==> flow/design.v <==
module alu (Output, CarryOut, zero, overflow, negative, BussA, BussB, ALUControl);
	input [31:0] BussA, BussB;
	input [1:0] ALUControl;
	output zero, overflow, negative, CarryOut;
	wire neg;
	output [31:0] Output;
	reg [31:0] Output;
	wire [31:0] CARRYOUT;
	wire[31:0] AddSubOut, XOROut;
	wire SLTOut;
	wire subtract;
	or (subtract, ALUControl[0], ALUControl[1]);
	assign CarryOut = CARRYOUT[31];
	wire muxOut;
	mux2to1 t1 (.in0(BussB[0]),.in1(~BussB[0]),.s(subtract),.out(muxOut));
	adder  f1 (.a(BussA[0]),.b(muxOut),.cin(subtract),.cout(CARRYOUT[0]),.s(AddSubOut[0]));
	genvar i;
	generate 
	for(i = 1; i < 32; i++) begin : eachAdder
			wire mOut;
			mux2to1 tm (.in0(BussB[i]),.in1(~BussB[i]),.s(subtract),.out(mOut));
			adder  fA (.a(BussA[i]),.b(mOut),.cin(CARRYOUT[i-1]),.cout(CARRYOUT[i]),.s(AddSubOut[i]));
		end
	endgenerate
	xor(overflow, CARRYOUT[31], CARRYOUT[30]);
	assign neg = AddSubOut[31];
	genvar j;
	generate
	for (j = 0; j < 32; j++) begin: eachXOR
			xor(XOROut[j], BussA[j], BussB[j]);
		end
	endgenerate
	xor (SLTOut, overflow, neg); 
	wire [3:0][31:0] outputArray;  
	assign outputArray[0] = AddSubOut;
	assign outputArray[1] = XOROut;
	assign outputArray[2] = AddSubOut;
	assign outputArray[3] = {{31{1'b0}}, SLTOut};
	mux32_4to32 m1(.in(outputArray),.s(ALUControl),.out(Output));
	assign negative = Output[31];
	genvar k;
   wire [30:0] rOut;
	or(rOut[0],Output[1],Output[0]);
	generate 
	for (k = 2; k < 32; k++) begin: eachor	
			or o1(rOut[k-1],rOut[k-2],Output[k]);
		end
	endgenerate
	not n1(zero,rOut[30]);
endmodule 
module adder(a,b,cin,cout,s);
	input a,b,cin;
	output cout,s;
	wire s1,c1,c2,c3;
	xor(s1,a,b);
	xor(s,cin,s1);
	and(c1,a,b);
	and(c2,b,cin);
	and(c3,a,cin);
	or(cout,c1,c2,c3);
endmodule 
module adder32 (Op1,Op2,Sum);
	input [29:0] Op1;
	input [29:0] Op2;
	output[29:0] Sum;	
	reg [29:0] CARRYOUT;
	adder  f1 (.a(Op1[0]),.b(Op2[0]),.cin(1'b0),.cout(CARRYOUT[0]),.s(Sum[0]));
	genvar i;
	generate 
	for(i = 1; i < 30; i++) begin : eachAdder
			wire mOut;
			adder  fA (.a(Op1[i]),.b(Op2[i]),.cin(CARRYOUT[i-1]),.cout(CARRYOUT[i]),.s(Sum[i]));
		end
	endgenerate
endmodule 
module mux2to1 (in0,in1, s,out);
	input  in0,in1;	
	input s;
	output out;
	wire [1:0] inOut;
	wire sNot;
	not (sNot, s);
	and a1 (inOut[0], in0, sNot);
	and a2 (inOut[1], in1, s);
	or o1 (out, inOut[0], inOut[1]);
endmodule
module f2oMux (in,s,out);
	input [3:0]in;
	input [1:0] s;    
	output out;
  wire aOut1, aOut2,aOut3,aOut4;
	and a1(aOut1,s[1],s[0],in[3]);
	and a2(aOut2,s[1],~s[0],in[2]);
	and a3(aOut3,~s[1],s[0],in[1]);
	and a4(aOut4,~s[1],~s[0],in[0]);
	or o1(out,aOut1,aOut2,aOut3,aOut4);
endmodule 
module s2oMux(in,s,out);
	input [15:0]in;
	input [3:0] s;
	reg [3:0] Output;	  
	output out;
	f2oMux m0 (in[3:0], s[1:0],Output[0]);
	f2oMux m1 (in[7:4], s[1:0],Output[1]);
	f2oMux m2 (in[11:8], s[1:0],Output[2]);
	f2oMux m3 (in[15:12], s[1:0],Output[3]);
	f2oMux m4 (Output, s[3:2],out);
endmodule 
module mux30_2to1(Input0, Input1, s,Out);
	input [29:0] Input0;
	input [29:0] Input1;
	input s;
	output [29:0] Out;
	genvar i;
	generate 
		for (i = 0; i<30; i++) begin: eachMux
			mux2to1 m2(.in0(Input0[i]),.in1(Input1[i]),.s(s),.out(Out[i]));
		end
	endgenerate 
endmodule
module mux32_2to1(Input0, Input1, s,Out);
	input [31:0] Input0;
	input [31:0] Input1;
	input s;
	output [31:0] Out;
	genvar i;
	generate 
		for (i = 0; i<32; i++) begin: eachMux
			mux2to1 m2(.in0(Input0[i]),.in1(Input1[i]),.s(s),.out(Out[i]));
		end
	endgenerate 
endmodule
module t2oMux (in,s,out);
	input [31:0] in;
	input [4:0] s;
	reg [1:0] Output;
	output out;
	s2oMux s0(in[15:0],s[3:0],Output[0]);
	s2oMux s1(in[31:16],s[3:0],Output[1]);
	reg aOut1,aOut2;
	and(aOut1,Output[1],s[4]);
	and(aOut2,Output[0],~s[4]);
	or o1(out,aOut1,aOut2);
endmodule 
module mux32_4to32(in,s,out);
	input reg[3:0][31:0]in;
	output [31:0]out;
	input [1:0] s;  
	wire  [31:0][3:0] tempArr;  
	genvar row, colm;
	generate
		for(row = 0; row < 4; row++) begin : eachR
			for(colm = 0; colm < 32; colm++) begin : eachS
				buf R(tempArr[colm][row], in[row][colm]);
			end
		end
	endgenerate
	genvar i;
	generate
		for(i = 0; i < 32; i++) begin : eachM
			f2oMux t0 (tempArr[i],s,out[i]);
		end
	endgenerate
endmodule 
module t2t2tot2Mux(arr,s,out);
	input reg[31:0][31:0]arr;
	output [31:0]out;
	input [4:0] s;  
	wire  [31:0][31:0] tempArr;  
	genvar row, colm;
	generate
		for(row = 0; row < 32; row++) begin : eachR
			for(colm = 0; colm < 32; colm++) begin : eachS
				buf R(tempArr[colm][row], arr[row][colm]);
			end
		end
	endgenerate
	genvar i;
	generate
		for(i = 0; i < 32; i++) begin : eachM
			t2oMux t0 (tempArr[i],s,out[i]);
		end
	endgenerate
endmodule 
module PipelineRegister (in, out, clk, reset);
	output reg [31:0] out;
	input [31:0] in;
	input reset, clk;
	always @(posedge clk)
	if (reset)
		out <= 32'b0;
	else
		out <= in;
endmodule
module PipelineImm (in, out, clk, reset);
	output reg [15:0] out;
	input [15:0] in;
	input reset, clk;
	always @(posedge clk)
	if (reset)
		out <= 16'b0;
	else
		out <= in;
endmodule
module PipelineExecute (in, out, clk, reset);
	output reg [9:0] out;
	input [9:0] in;
	input reset, clk;
	always @(posedge clk)
	if (reset)
		out <= 10'b0;
	else
		out <= in;
endmodule
module PipelineMemory (in, out, clk, reset);
	output reg [7:0] out;
	input [7:0] in;
	input reset, clk;
	always @(posedge clk)
	if (reset)
		out <= 8'b0;
	else
		out <= in;
endmodule
module PipelineWrite (in, out, clk, reset);
	output reg [5:0] out;
	input [5:0] in;
	input reset, clk;
	always @(posedge clk)
	if (reset)
		out <= 6'b0;
	else
		out <= in;
endmodule
module PipelineRegControls (in, out, clk, reset);
	output reg [19:0] out;
	input [19:0] in;
	input reset, clk;
	always @(posedge clk)
	if (reset)
		out <= 20'b0;
	else
		out <= in;
endmodule
module PipelineControls (in, out, clk, reset);
	output reg [10:0] out;
	input [10:0] in;
	input reset, clk;
	always @(posedge clk)
	if (reset)
		out <= 11'b0;
	else
		out <= in;
endmodule
module regfile (ReadData1, ReadData2, WriteData, ReadRegister1, ReadRegister2, WriteRegister, RegWrite, clk);
	input [4:0] ReadRegister1, ReadRegister2, WriteRegister;
	input RegWrite, clk;
	input [31:0] WriteData;
	output [31:0] ReadData1, ReadData2;	
	wire reset = 0;
	wire [31:0] SelectRegister;
	wire [31:0][31:0] routReg;
	wire [31:0] rawData1, rawData2;
	decoder5to32 d1(.in(WriteRegister), .out(SelectRegister), .enable(RegWrite));
	assign routReg[0] = 32'b0;
	genvar i;
	generate 
		for (i = 1;i <32;i++) begin: eachReg32
			reg32 register(.in(WriteData),.out(routReg[i]),.decoderOut(SelectRegister[i]),.reset(reset), .clk(clk));
		end
	endgenerate
   t2t2tot2Mux mux1(.arr(routReg),.s(ReadRegister1),.out(rawData1));
	t2t2tot2Mux mux2(.arr(routReg),.s(ReadRegister2),.out(rawData2));
	assign ReadData1 = (RegWrite && WriteRegister == ReadRegister1 && ReadRegister1 != 5'b00000) ? WriteData : rawData1;
	assign ReadData2 = (RegWrite && WriteRegister == ReadRegister2 && ReadRegister2 != 5'b00000) ? WriteData : rawData2;
endmodule
module reg32 (in, out, decoderOut,reset, clk);
	input reset,clk;
	input decoderOut;   
	input [31:0] in;  
	output reg [31:0] out;
	reg [31:0] d;
	genvar i;
	generate 
		for (i = 0;i <32;i++) begin: eachDff
			mux2to1 m1 (.in0(out[i]), .in1(in[i]),.s(decoderOut),.out(d[i]));
			D_FF dFF(.q(out[i]), .d(d[i]),.reset(reset), .clk(clk));
		end
	endgenerate
endmodule
 module D_FF (q, d, reset, clk);
	output reg q;
	input d, reset, clk;
	always @(posedge clk)
	if (reset)
		q <= 0;  
	else
		q <= d;  
endmodule
module decoder2to4 (in, out, enable);
	input [1:0] in;
	input enable;
	output [3:0]out;
	wire [1:0] notOut;
	not n1(notOut[1], in[1]);
	not n2(notOut[0], in[0]);
	and a0(out[0], enable, notOut[0], notOut[1]);
	and a1(out[1], enable, in[0], notOut[1]);
	and a2(out[2], enable, notOut[0], in[1]);
	and a3(out[3], enable, in[0], in[1]);
endmodule
module decoder3to8 (in,out,enable);
	input [2:0] in;
	input enable;
	output [7:0]out;
	wire [2:0] notOut;
	not n1(notOut[2], in[2]);
	not n2(notOut[1], in[1]);
	not n3(notOut[0], in[0]);
	and a0(out[0], enable, notOut[0], notOut[1], notOut[2]);
	and a1(out[1], enable, in[0], notOut[1],notOut[2]);
	and a2(out[2], enable, notOut[0], in[1],notOut[2]);
	and a3(out[3], enable, in[0], in[1], notOut[2]);
	and a4(out[4], enable, notOut[0],notOut[1],in[2]);
	and a5(out[5], enable, in[0],notOut[1],in[2]);
	and a6(out[6], enable, notOut[0], in[1], in[2]);
	and a7(out[7], enable, in[0], in[1], in[2]);
endmodule
module decoder5to32 (in, out, enable);
	input [4:0] in;
	input enable;
	output [31:0] out;
	wire [3:0] enableOut;
	decoder3to8 d1 (in[2:0], out[7:0], enableOut[0]);
	decoder3to8 d2 (in[2:0], out[15:8], enableOut[1]);
	decoder3to8 d3 (in[2:0], out[23:16], enableOut[2]);
	decoder3to8 d4 (in[2:0], out[31:24], enableOut[3]);
	decoder2to4 d5 (in[4:3], enableOut, enable);
endmodule
module Control (Instr, RegDst, WriteRegister, ALUSrc, MemToReg, RegWr, MemWr, Branch, 
						Jump, JR, ALUCntrl, ZeroExt, Rs, Rt, Rd, xRs, xRt, Imm16, TargetInstr);
	input [31:0] Instr;
	reg [5:0] Funct;
	reg [5:0] Opcode;
	output reg RegDst, ALUSrc, MemToReg, RegWr, MemWr, Branch, JR, ZeroExt, xRs, xRt;
	output reg Jump;
	output reg [1:0] ALUCntrl;
	output reg [4:0] Rs, Rt, Rd, WriteRegister;
	output reg [15:0] Imm16;
	output reg [25:0] TargetInstr;
	assign Rs = Instr[25:21];	
	assign Rt = Instr[20:16];
	assign Rd = Instr[15:11];
	assign Imm16 = Instr[15:0];
	assign TargetInstr = Instr[25:0];
	always @(*) begin
		Funct = Instr[5:0];
		Opcode = Instr[31:26];
		RegDst = 0;
		WriteRegister = 5'b00000;
		ALUSrc = 0;
		MemToReg = 0;
		RegWr = 0;
		MemWr = 0;
		Branch = 0;
		Jump = 0;
		ALUCntrl = 2'b00;
		JR = 0;
		ZeroExt = 0;
		xRs = 0;
		xRt = 0;
		if (Opcode == 6'b000000) begin
			case (Funct)
				6'b100000  : begin 
								 RegDst = 1;
								 WriteRegister = Rd; 
								 RegWr = 1; 
								 ALUCntrl = 2'b00;
							 end  
				6'b100010  : begin 
								 RegDst = 1; 
								 WriteRegister = Rd;
								 RegWr = 1;
								 ALUCntrl = 2'b10;
							 end  
				6'b001000  : begin
								 Jump = 1; 
								 JR = 1; 
								 xRt = 1; 
							 end  
				6'b101010  : begin 
								 RegDst = 1; 
								 WriteRegister = Rd;
								 RegWr = 1; 
								 ALUCntrl = 2'b11;
							 end  
				default;
			endcase
		end
		case (Opcode)
			6'b100011  : begin
							 WriteRegister = Rt;
							 ALUSrc = 1; 
							 MemToReg = 1; 
							 RegWr = 1; 
							 ALUCntrl = 2'b00;
							 xRt = 1; 
						 end  
			6'b101011  : begin 
							 ALUSrc = 1; 
							 MemWr = 1; 
							 ALUCntrl = 2'b00;
						 end  
			6'b000101  : begin 
							 Branch = 1; 
							 ALUCntrl = 2'b10;
						 end  
			6'b001110  : begin 
							 WriteRegister = Rt;
							 ALUSrc = 1; 
							 RegWr = 1; 
							 ALUCntrl = 2'b01;
							 ZeroExt = 1; 
							 xRt = 1;
						 end  
			6'b000010  : begin 
							 Jump = 1; 
							 JR = 0; 
							 xRs = 1;
							 xRt = 1; 
						 end  
			default;
		endcase
	end
endmodule
module Forward (Rs, Rt, xRs, xRt, PortA, PortB, DataA, DataB, ALUData, MemData, ForwardA, ForwardB);
	input xRs, xRt;
	input [4:0] Rs, Rt, PortA, PortB;
	input [31:0] DataA, DataB, ALUData, MemData;
	output reg [31:0] ForwardA, ForwardB;
	always @(*) begin
		if (Rs == 5'b00000)
			ForwardA = DataA;
		else if (Rs == PortA && !xRs)
			ForwardA = ALUData;
		else if (Rs == PortB && !xRs)
			ForwardA = MemData;
		else 
			ForwardA = DataA;
	end
	always @(*) begin
		if (Rt == 5'b00000)
			ForwardB = DataB;
		else if (Rt == PortA && !xRt)
			ForwardB = ALUData;
		else if (Rt == PortB && !xRt)
			ForwardB = MemData;
		else 
			ForwardB = DataB;
	end
endmodule
module AcceleratedBranch (DataA, DataB, Zero);
	input [31:0] DataA, DataB;
	output reg Zero;
	wire [31:0] Equivalency;
	wire [7:0] Equiv;
	wire [1:0] ZeroTest;
	assign Equivalency = DataA ^ DataB;
	always @(*) begin
		case(Equivalency)
			32'b0 : Zero = 1;
			default : Zero = 0;
		endcase
	end
endmodule
module CheckBranch (Opcode, AccBranch);
	input [5:0] Opcode;
	output AccBranch;
	wire [5:0] Branch;
	assign Branch = 6'b000101;
	wire [5:0] Cmp;
	genvar i;
	generate
		for (i = 0; i < 6; i++) begin : eachXor
			xor each_xor(Cmp[i], Opcode[i], Branch[i]);
		end
	endgenerate
	nor n(AccBranch, Cmp[0], Cmp[1], Cmp[2], Cmp[3], Cmp[4], Cmp[5]);
endmodule
module FetchUnit(Branch, Zero, Jump, JR, TargetInstr, Regrs, Imm16, Instr, Address, InstrIn, clk, reset);
	input Branch,Zero,JR, Jump, clk,reset;
	input [15:0] Imm16;
	input [25:0] TargetInstr;
	input [31:0] Regrs;
	output [31:0] Instr;	
	output [31:0] Address;
	input [31:0] InstrIn;
	wire [29:0] PC;
	wire [29:0] temp_PC;
	wire [29:0] Jumpaddress; 
	wire bez;
	and a1(bez, Branch, ~Zero);
	wire [29:0] immExtened; 
	wire [29:0] pcNew;
	assign Address[1:0] = 2'b0;
	mux30_2to1 mBez(.Input0({29'b0,1'b1}),.Input1({{14{Imm16[15]}},Imm16[15:0]}),
						 .s(bez),.Out(immExtened));
	adder32 ad1(.Op1(PC),.Op2(immExtened),.Sum(pcNew));
	mux30_2to1 mBJr(.Input0({PC[29:26], TargetInstr[25:0]}),
	                .Input1(Regrs[31:2]),.s(JR),.Out(Jumpaddress));
	mux30_2to1 mJump(.Input0(pcNew),.Input1(Jumpaddress),
						  .s(Jump),.Out(temp_PC));
   genvar i;
	generate
		for ( i = 0; i<30;i++) begin: eachDFF
			D_FF d(.q(PC[i]),.d(temp_PC[i]),.reset(reset),.clk(clk));
		end
	endgenerate
	assign Address [31:2] = PC[29:0]; 
	assign Instr = InstrIn;
endmodule 
module MIPS(clk, reset, imem_addr, imem_data, dmem_addr, dmem_wdata, dmem_we, dmem_rdata);
	input clk, reset;
	output [31:0] imem_addr;
	input [31:0] imem_data;
	output [31:0] dmem_addr, dmem_wdata;
	output dmem_we;
	input [31:0] dmem_rdata;
	wire [31:0] Instr;
	wire RegDst, ALUSrc, MemToReg, RegWr, MemWr, Branch, Jump, JR, ZeroExt, xRt, xRs, AccZero, AccBranch;
	wire [1:0] ALUCntrl;
	wire [4:0] Rs, Rt, Rd, WriteRegister;
	wire [31:0] WriteData;
	wire [31:0] ReadData1, ReadData2;
	wire [31:0] BussB;
	wire zero, overflow, CarryOut, negative;
	wire [15:0] Imm16;
	wire [31:0] Extended;
	wire [25:0] TargetInstr;
	wire [31:0] ForwardA, ForwardB;
	wire [31:0] p_Instr;
	wire [15:0] p_Imm16;
	wire p_AccBranch;
	wire ex_MemToReg, ex_RegWr, ex_MemWr;
	wire [1:0] ex_ALUCntrl;
	wire [4:0] ex_WriteRegister;
	wire [15:0] ex_Imm16;
	wire [31:0] ex_ReadData1, ex_ReadData2, ex_BussB;
	wire [31:0] ex_ALUOut;	
	wire mem_MemToReg, mem_RegWr, mem_MemWr;
	wire [4:0] mem_WriteRegister;
	wire [31:0] mem_ReadData2;
	wire [31:0] mem_ALUOut, mem_MemOut;
	wire wr_RegWr;
	wire [4:0] wr_WriteRegister;
	wire [31:0] wr_WriteData;
	FetchUnit Fetch1(.Branch(p_AccBranch), .Zero(AccZero), .Jump(Jump), .JR(JR), .TargetInstr(TargetInstr), 
						  .Regrs(ForwardA), .Imm16(p_Imm16), .Instr, .Address(imem_addr), .InstrIn(imem_data), .clk, .reset);
	CheckBranch CheckAccBranch(.Opcode(Instr[31:26]), .AccBranch);
   PipelineRegister InstrReg (.in(Instr), .out(p_Instr), .clk, .reset);
   PipelineImm Imm16Reg (.in(Instr[15:0]), .out(p_Imm16), .clk, .reset);
	D_FF BranchReg (.q(p_AccBranch), .d(AccBranch),.reset, .clk);
	regfile reg1(.ReadData1, .ReadData2, .WriteData(wr_WriteData), 
			  .ReadRegister1(Rs), .ReadRegister2(Rt), .WriteRegister(wr_WriteRegister),
			  .RegWrite(wr_RegWr), .clk(clk));
	Control cntrl (.Instr(p_Instr), .RegDst, .WriteRegister, .ALUSrc, .MemToReg, .RegWr, .MemWr, .Branch, 
						.Jump, .JR, .ALUCntrl, .ZeroExt, .Rs, .Rt, .Rd, .xRs, .xRt, .Imm16, .TargetInstr);
	Extend Ext1(.Imm16, .Extended, .Ext(ZeroExt));
	mux32_2to1 alusrc(.Input0(ForwardB),.Input1(Extended),.s(ALUSrc),.Out(BussB));
	Forward forCntrl (.Rs, .Rt, .xRs, .xRt, .PortA(ex_WriteRegister), .PortB(mem_WriteRegister), .DataA(ReadData1), 
							.DataB(ReadData2), .ALUData(ex_ALUOut), .MemData(WriteData), .ForwardA, .ForwardB);
	AcceleratedBranch BranchZero (.DataA(ForwardA), .DataB(ForwardB), .Zero(AccZero));
	PipelineRegister ReadReg1 (.in(ForwardA), .out(ex_ReadData1), .clk, .reset);
	PipelineRegister ReadReg2 (.in(ForwardB), .out(ex_ReadData2), .clk, .reset);
	PipelineRegister ALUBBussB (.in(BussB), .out(ex_BussB), .clk, .reset);
	PipelineExecute PipeExe (.in({MemToReg, RegWr, MemWr, ALUCntrl, WriteRegister}),
										 .out({ex_MemToReg, ex_RegWr, ex_MemWr, ex_ALUCntrl,
												ex_WriteRegister}), .clk, .reset);
	alu alu1(.Output(ex_ALUOut), .CarryOut, .zero, .overflow,
		 .negative, .BussA(ex_ReadData1), .BussB(ex_BussB), .ALUControl(ex_ALUCntrl));
	PipelineRegister ExeALUOut (.in(ex_ALUOut), .out(mem_ALUOut), .clk, .reset);
	PipelineRegister ExeDataB (.in(ex_ReadData2), .out(mem_ReadData2), .clk, .reset);
	PipelineMemory PipeMem (.in({ex_MemToReg, ex_RegWr, ex_MemWr, ex_WriteRegister}),
									.out({mem_MemToReg, mem_RegWr, mem_MemWr, mem_WriteRegister}), .clk, .reset);
   assign dmem_addr = mem_ALUOut;
   assign dmem_wdata = mem_ReadData2;
   assign dmem_we = mem_MemWr;
   assign mem_MemOut = dmem_rdata;
	mux32_2to1 mem2reg(.Input0(mem_ALUOut),.Input1(mem_MemOut), .s(mem_MemToReg),.Out(WriteData));
	PipelineRegister WriteReg (.in(WriteData), .out(wr_WriteData), .clk, .reset);
	PipelineWrite PipeWr (.in({mem_RegWr, mem_WriteRegister}), 
								 .out({wr_RegWr, wr_WriteRegister}), .clk, .reset);
endmodule
module Extend (Imm16, Extended, Ext);
	input [15:0] Imm16;
	input Ext;
	output reg [31:0] Extended;
	reg [31:0] SE, ZE;
	assign SE[31:0] = {{16{Imm16[15]}},Imm16[15:0]};
	assign ZE[31:0] = {16'b0,Imm16[15:0]};
	always @(*) begin
		case (Ext)
			0 : Extended = SE;
		   1 : Extended = ZE;
			default;
		endcase
	end
endmodule
# Reports on MIPS
# Tool output for the design above before and after an edit, in the order of the flow.
# "before" refers to lines of the RTL above, "after" to lines of the edited file.
# "delta" is "after" less "before", of the values as shown.
# Operators carry their Yosys type and port widths (W data, S select, Z words).
# Cell names lack the library's common part.
setup:
  top_module: "MIPS"
  clock_port: "clk"
  cell_library: "sky130hd"
  lib_corner: "tt_025C_1v80"

# The edit
# The edit as a unified diff against the file above.
# The edited RTL no longer does the same as the RTL above: the edit was made by script, with no optimisation intended.
# begin of diff
@@ -197,9 +197,5 @@
 	input [15:0] in;
 	input reset, clk;
-	always @(posedge clk)
-	if (reset)
-		out <= 16'b0;
-	else
-		out <= in;
+	always @(*) out = in;
 endmodule
 module PipelineExecute (in, out, clk, reset);
# end of diff

# After elaboration
# Yosys after proc, flatten, opt, wreduce and memory -nomap, before mapping. Enables and synchronous resets that opt folds into registers are not counted as muxes. Memory bits, and registers merged into a memory's read port (data or address), are not among the register bits. Print and check cells are not counted. Equal cells are merged and count once.
word_totals:
  columns: ["item", "before", "after", "delta"]
  rows:
  - ["regBits", 1287, 1271, -16]
  - ["word_cells", 9904, 9903, -1]
  - ["out_inout_bits", 97, 97, 0]
classes:
  columns: ["item", "before", "after", "delta"]
  rows:
  - ["reduce_logical", 21, 21, 0]
  - ["bitwise", 8805, 8805, 0]
  - ["n_eq", 15, 15, 0]
  - ["mux", 29, 29, 0]
# Unchanged operator kinds not shown: 25.

# Longest topological paths
# Yosys ltp: most cells in a row. Word level: on the elaborated netlist, between registers, memories and ports. Mapped: between sequential cells and ports; inverters and the memories' decode and read muxes count.
depth:
  columns: ["item", "before", "after", "delta"]
  rows:
  - ["ltp_word", 203, 203, 0]
  - ["abc_area", "0", "0", null]
  - ["depth_mapped", 85, 81, -4]
  - ["mapped_depth_nobuf", 81, 79, -2]

# After synthesis
# Source: synth_stat.txt of the flow (Yosys; design flattened, memories mapped). It holds for the ABC_AREA given above (unset counts as 0); a run with the other value may have another netlist.
synth_totals:
  columns: ["item", "before", "after", "delta"]
  rows:
  - ["area_um2", 60055.1, 60361.6, 306.5]
  - ["cells", 4013, 4029, 16]
  - ["flip_flops", 1271, 1271, 0]
  - ["buffers", 356, 363, 7]
by_type:
  columns: ["type", "before", "after", "delta"]
  rows:
  - ["nor2_1", 307, 276, -31]
  - ["buf_6", 17, 48, 31]
  - ["mux2i_1", 255, 277, 22]
  - ["mux4_2", 371, 353, -18]
  - ["clkbuf_1", 123, 105, -18]
  - ["a221oi_1", 77, 61, -16]
  - ["mux2_2", 81, 67, -14]
  - ["buf_4", 121, 109, -12]
  - ["o221ai_1", 19, 30, 11]
  - ["and2_1", 31, 40, 9]
  - ["a2111oi_0", 3, 12, 9]
  - ["o21ai_0", 73, 65, -8]
  - ["a221o_1", 10, 18, 8]
  - ["o211ai_1", 13, 20, 7]
  - ["a21oi_1", 113, 107, -6]
  - ["and3_1", 17, 23, 6]
  - ["a2bb2oi_1", 6, 0, -6]
  - ["and2_4", 0, 6, 6]
# Unchanged cell types not shown: 18.
# Not every row of either side is listed.
# The figures by module come from a second, unflattened synthesis with its own total; it is not the netlist above.
unflattened:
  columns: ["item", "before", "after", "delta"]
  rows:
  - ["hier_cells", 5192, 5175, -17]
  - ["area_unflattened_um2", 82247.6, 81903.6, -344.0]
# Rows give one instance, submodules left out.
by_module_before:
  columns: ["mod", "cells", "instances", "area_um2", "seq_area_um2"]
  rows:
  - ["D_FF", 2, 1023, 33.8, 20.0]
  - ["mux2to1", 1, 1178, 15.0, 0.0]
  - ["f2oMux", 1, 672, 22.5, 0.0]
  - ["PipelineRegister", 67, 7, 863.3, 640.6]
  - ["Forward", 194, 1, 1806.7, 0.0]
  - ["adder", 1, 62, 20.0, 0.0]
  - ["regfile", 91, 1, 1143.6, 0.0]
  - ["t2oMux", 1, 64, 15.0, 0.0]
  - ["Control", 104, 1, 749.5, 0.0]
  - ["alu", 80, 1, 508.0, 0.0]
  - ["PipelineImm", 33, 1, 464.2, 320.3]
  - ["decoder3to8", 8, 4, 96.3, 0.0]
  - ["AcceleratedBranch", 43, 1, 346.6, 0.0]
  - ["FetchUnit", 37, 1, 276.5, 0.0]
# before: Modules not listed: 15.
by_module_after:
  columns: ["mod", "cells", "instances", "area_um2", "seq_area_um2"]
  rows:
  - ["D_FF", 2, 1023, 33.8, 20.0]
  - ["mux2to1", 1, 1178, 15.0, 0.0]
  - ["f2oMux", 1, 672, 22.5, 0.0]
  - ["PipelineRegister", 67, 7, 863.3, 640.6]
  - ["Forward", 194, 1, 1806.7, 0.0]
  - ["adder", 1, 62, 20.0, 0.0]
  - ["regfile", 91, 1, 1143.6, 0.0]
  - ["t2oMux", 1, 64, 15.0, 0.0]
  - ["Control", 104, 1, 749.5, 0.0]
  - ["alu", 80, 1, 508.0, 0.0]
  - ["decoder3to8", 8, 4, 96.3, 0.0]
  - ["AcceleratedBranch", 43, 1, 346.6, 0.0]
  - ["FetchUnit", 37, 1, 276.5, 0.0]
  - ["PipelineExecute", 20, 1, 262.8, 200.2]
# after: Modules not listed: 15.

# Worst setup path after synthesis
# Source: OpenSTA report_checks on the synthesized netlist (no wires, ideal clock, input and output delay 20% of the period each), path of least setup slack; recovery checks are left aside. Register names are those of the netlist, which keeps one name where synthesis merged equal registers.
synth_timing:
  columns: ["item", "before", "after", "delta"]
  rows:
  - ["path_kind", "register to register", "register to register", null]
  - ["from", "register PipeExe.out[5]", "register PipeExe.out[5]", null]
  - ["to", "register (no name shown)", "register (no name shown)", null]
  - ["required_ps", 23867, 23915, 48]
  - ["arrival_time_ps", 25616, 25091, -525]
  - ["clock_period_ps", 24000, 24000, 0]
  - ["setup_ps", 133, 85, -48]
  - ["path_slack_ps", -1749, -1176, 573]
  - ["delay_ps", 25749, 25176, -573]
  - ["stages", 82, 79, -3]
  - ["synth_period_reached_ps", 25749, 25176, -573]
# "delay_ps" = arrival - input delay + setup time.
# "stages": output pins that drive a net of the path, with the launching flip-flop's if there is one; two outputs of one cell count as two.
# "synth_period_reached_ps" is the clock period less the worst setup slack; recovery checks do not enter. This is arithmetic on one report: input and output delays are still those of the set period (20% each).
synth_between_before:
  path_cell_list: "dfxtp_1 clkbuf_1 clkbuf_1 clkbuf_1 nor2_1 buf_1 xor2_1 fa_1 fa_1 inv_1 fa_1 fa_1 fa_1 fa_1 fa_1 fa_1 fa_1 fa_1 [46 not listed] inv_1 fa_1 fa_1 fa_1 fa_1 fa_1 fa_1 fa_1 fa_1 fa_1 fa_1 fa_1 fa_1 fa_1 fa_1 xnor2_1 a2111oi_0 nor3b_1"
synth_rtl_before:
  columns: ["item", "line", "text"]
  rows:
  - ["start: declaration", 206, "output reg [9:0] out;"]
  - ["start: assignment", 211, "out <= 10'b0;"]
  - ["start: assignment", 213, "out <= in;"]
# before: Chain of elaborated cells between the ends: none given.
synth_between_after:
  path_cell_list: "dfxtp_1 buf_2 nor2_1 buf_1 xor2_1 fa_1 fa_1 inv_1 fa_1 fa_1 fa_1 fa_1 fa_1 fa_1 fa_1 fa_1 fa_1 fa_1 [43 not listed] inv_1 fa_1 fa_1 fa_1 fa_1 fa_1 fa_1 fa_1 fa_1 fa_1 fa_1 fa_1 fa_1 fa_1 fa_1 xor2_1 nand4b_1 o221ai_1"
synth_rtl_after:
  columns: ["item", "line", "text"]
  rows:
  - ["start: declaration", 202, "output reg [9:0] out;"]
  - ["start: assignment", 207, "out <= 10'b0;"]
  - ["start: assignment", 209, "out <= in;"]
# after: Chain of elaborated cells between the ends: none given.

# Path in the finished layout
# Path of least setup slack in the final report of each run of pair 1 (OpenROAD, finished layout, wires in). Where an end is a register, its clock arrival counts in the times.
# The report prints the path's times to 10 ps; the period is as set.
layout_timing:
  columns: ["item", "before", "after", "delta"]
  rows:
  - ["path_kind", "register to register", "register to register", null]
  - ["from", "register ALUBBussB.out[0]", "register PipeExe.out[5]", null]
  - ["to", "register (no name shown)", "register (no name shown)", null]
  - ["arrival_time_ps", 24150, 24040, -110]
  - ["clock_period_ps", 24000, 24000, 0]
  - ["path_slack_ps", 510, 660, 150]
  - ["stages", 82, 79, -3]
  - ["required_ps", 24660, 24700, 40]
  - ["setup_ps", 120, 80, -40]
layout_between_before:
  path_cell_list: "dfxtp_1 o31ai_2 buf_4 fa_2 fa_1 inv_1 fa_2 fa_2 fa_2 fa_2 fa_2 fa_2 fa_2 fa_2 fa_2 fa_2 fa_2 fa_2 [46 not listed] fa_2 fa_2 fa_2 fa_2 fa_2 fa_2 fa_2 fa_2 fa_2 fa_2 fa_2 fa_2 o21ai_1 nor2_1 a21oi_1 nor2_1 o21ai_1 nor3b_1"
layout_rtl_before:
  columns: ["item", "line", "text"]
  rows:
  - ["start: declaration", 186, "output reg [31:0] out;"]
  - ["start: assignment", 191, "out <= 32'b0;"]
  - ["start: assignment", 193, "out <= in;"]
# before: Chain of elaborated cells between the ends: none given.
layout_between_after:
  path_cell_list: "dfxtp_2 nor2_4 xor2_2 fa_2 fa_1 inv_1 fa_2 fa_2 fa_2 fa_2 fa_2 fa_2 fa_2 fa_2 fa_2 fa_2 fa_2 fa_2 [43 not listed] inv_1 fa_1 fa_2 fa_2 fa_2 fa_2 fa_2 fa_2 fa_2 fa_2 fa_2 fa_2 fa_2 fa_2 fa_1 xor2_1 nand4b_1 o221ai_1"
layout_rtl_after:
  columns: ["item", "line", "text"]
  rows:
  - ["start: declaration", 202, "output reg [9:0] out;"]
  - ["start: assignment", 207, "out <= 10'b0;"]
  - ["start: assignment", 209, "out <= in;"]
# after: Chain of elaborated cells between the ends: none given.

# Flow runs
# Both versions went through the flow (Yosys, OpenROAD) with the same settings in each pair. Constraints: input delay and output delay 20% of the set period each, output load 0.01 pF.
settings_pair_1:
  CORE_UTILIZATION: 40
  period_ns: 24.0
  CAP_MARGIN: 20
  CORE_MARGIN: 2
  SLEW_MARGIN: 20
results_pair_1:
  columns: ["item", "before", "after", "delta"]
  rows:
  - ["period_reached_ps", 23490, 23343, -147]
  - ["finish.utilization_pct", 45.9, 45.7, -0.2]
  - ["total_power_uw", 5343, 5322, -21]
  - ["ws_hold_ps", 432, 433, 1]
  - ["setup_worst_slack_ps", 510, 657, 147]
  - ["finish.stdcell_area_um2", 68630.8, 68493.2, -137.6]
  - ["design_die_area_um2", 153253.0, 154029.0, 776.0]
  - ["synthesis_area_um2", 60055.1, 60361.6, 306.5]
  - ["total_negative_slack_ps", 0, 0, 0]
settings_pair_2:
  CAP_MARGIN: 15
  CORE_ASPECT_RATIO: 0.87
  CORE_UTILIZATION: 67
  GPL_ROUTABILITY_DRIVEN: 1
  PLACE_DENSITY_LB_ADDON: 0.08
  SETUP_SLACK_MARGIN: 4.55
  SLEW_MARGIN: 40
  period_ns: 16.9
  CORE_MARGIN: 2
results_pair_2:
  columns: ["item", "before", "after", "delta"]
  rows:
  - ["period_reached_ps", 23110, 22999, -111]
  - ["finish.utilization_pct", 78.3, 77.3, -1.0]
  - ["total_power_uw", 7542, 7551, 9]
  - ["ws_hold_ps", 438, 435, -3]
  - ["setup_worst_slack_ps", -6210, -6099, 111]
  - ["finish.stdcell_area_um2", 69646.8, 68837.3, -809.5]
  - ["design_die_area_um2", 92050.6, 92515.8, 465.2]
  - ["synthesis_area_um2", 60055.1, 60361.6, 306.5]
  - ["total_negative_slack_ps", -57759, -61948, -4189]
# "period_reached_ps" means the clock period less the worst setup slack. The figure is calculated, with input and output delays left at 20% of the set period.
# By "total_power_uw" is meant OpenSTA's value without simulated activity: inputs other than the clock are taken to toggle once in ten clock periods, and the tool carries that through the logic.
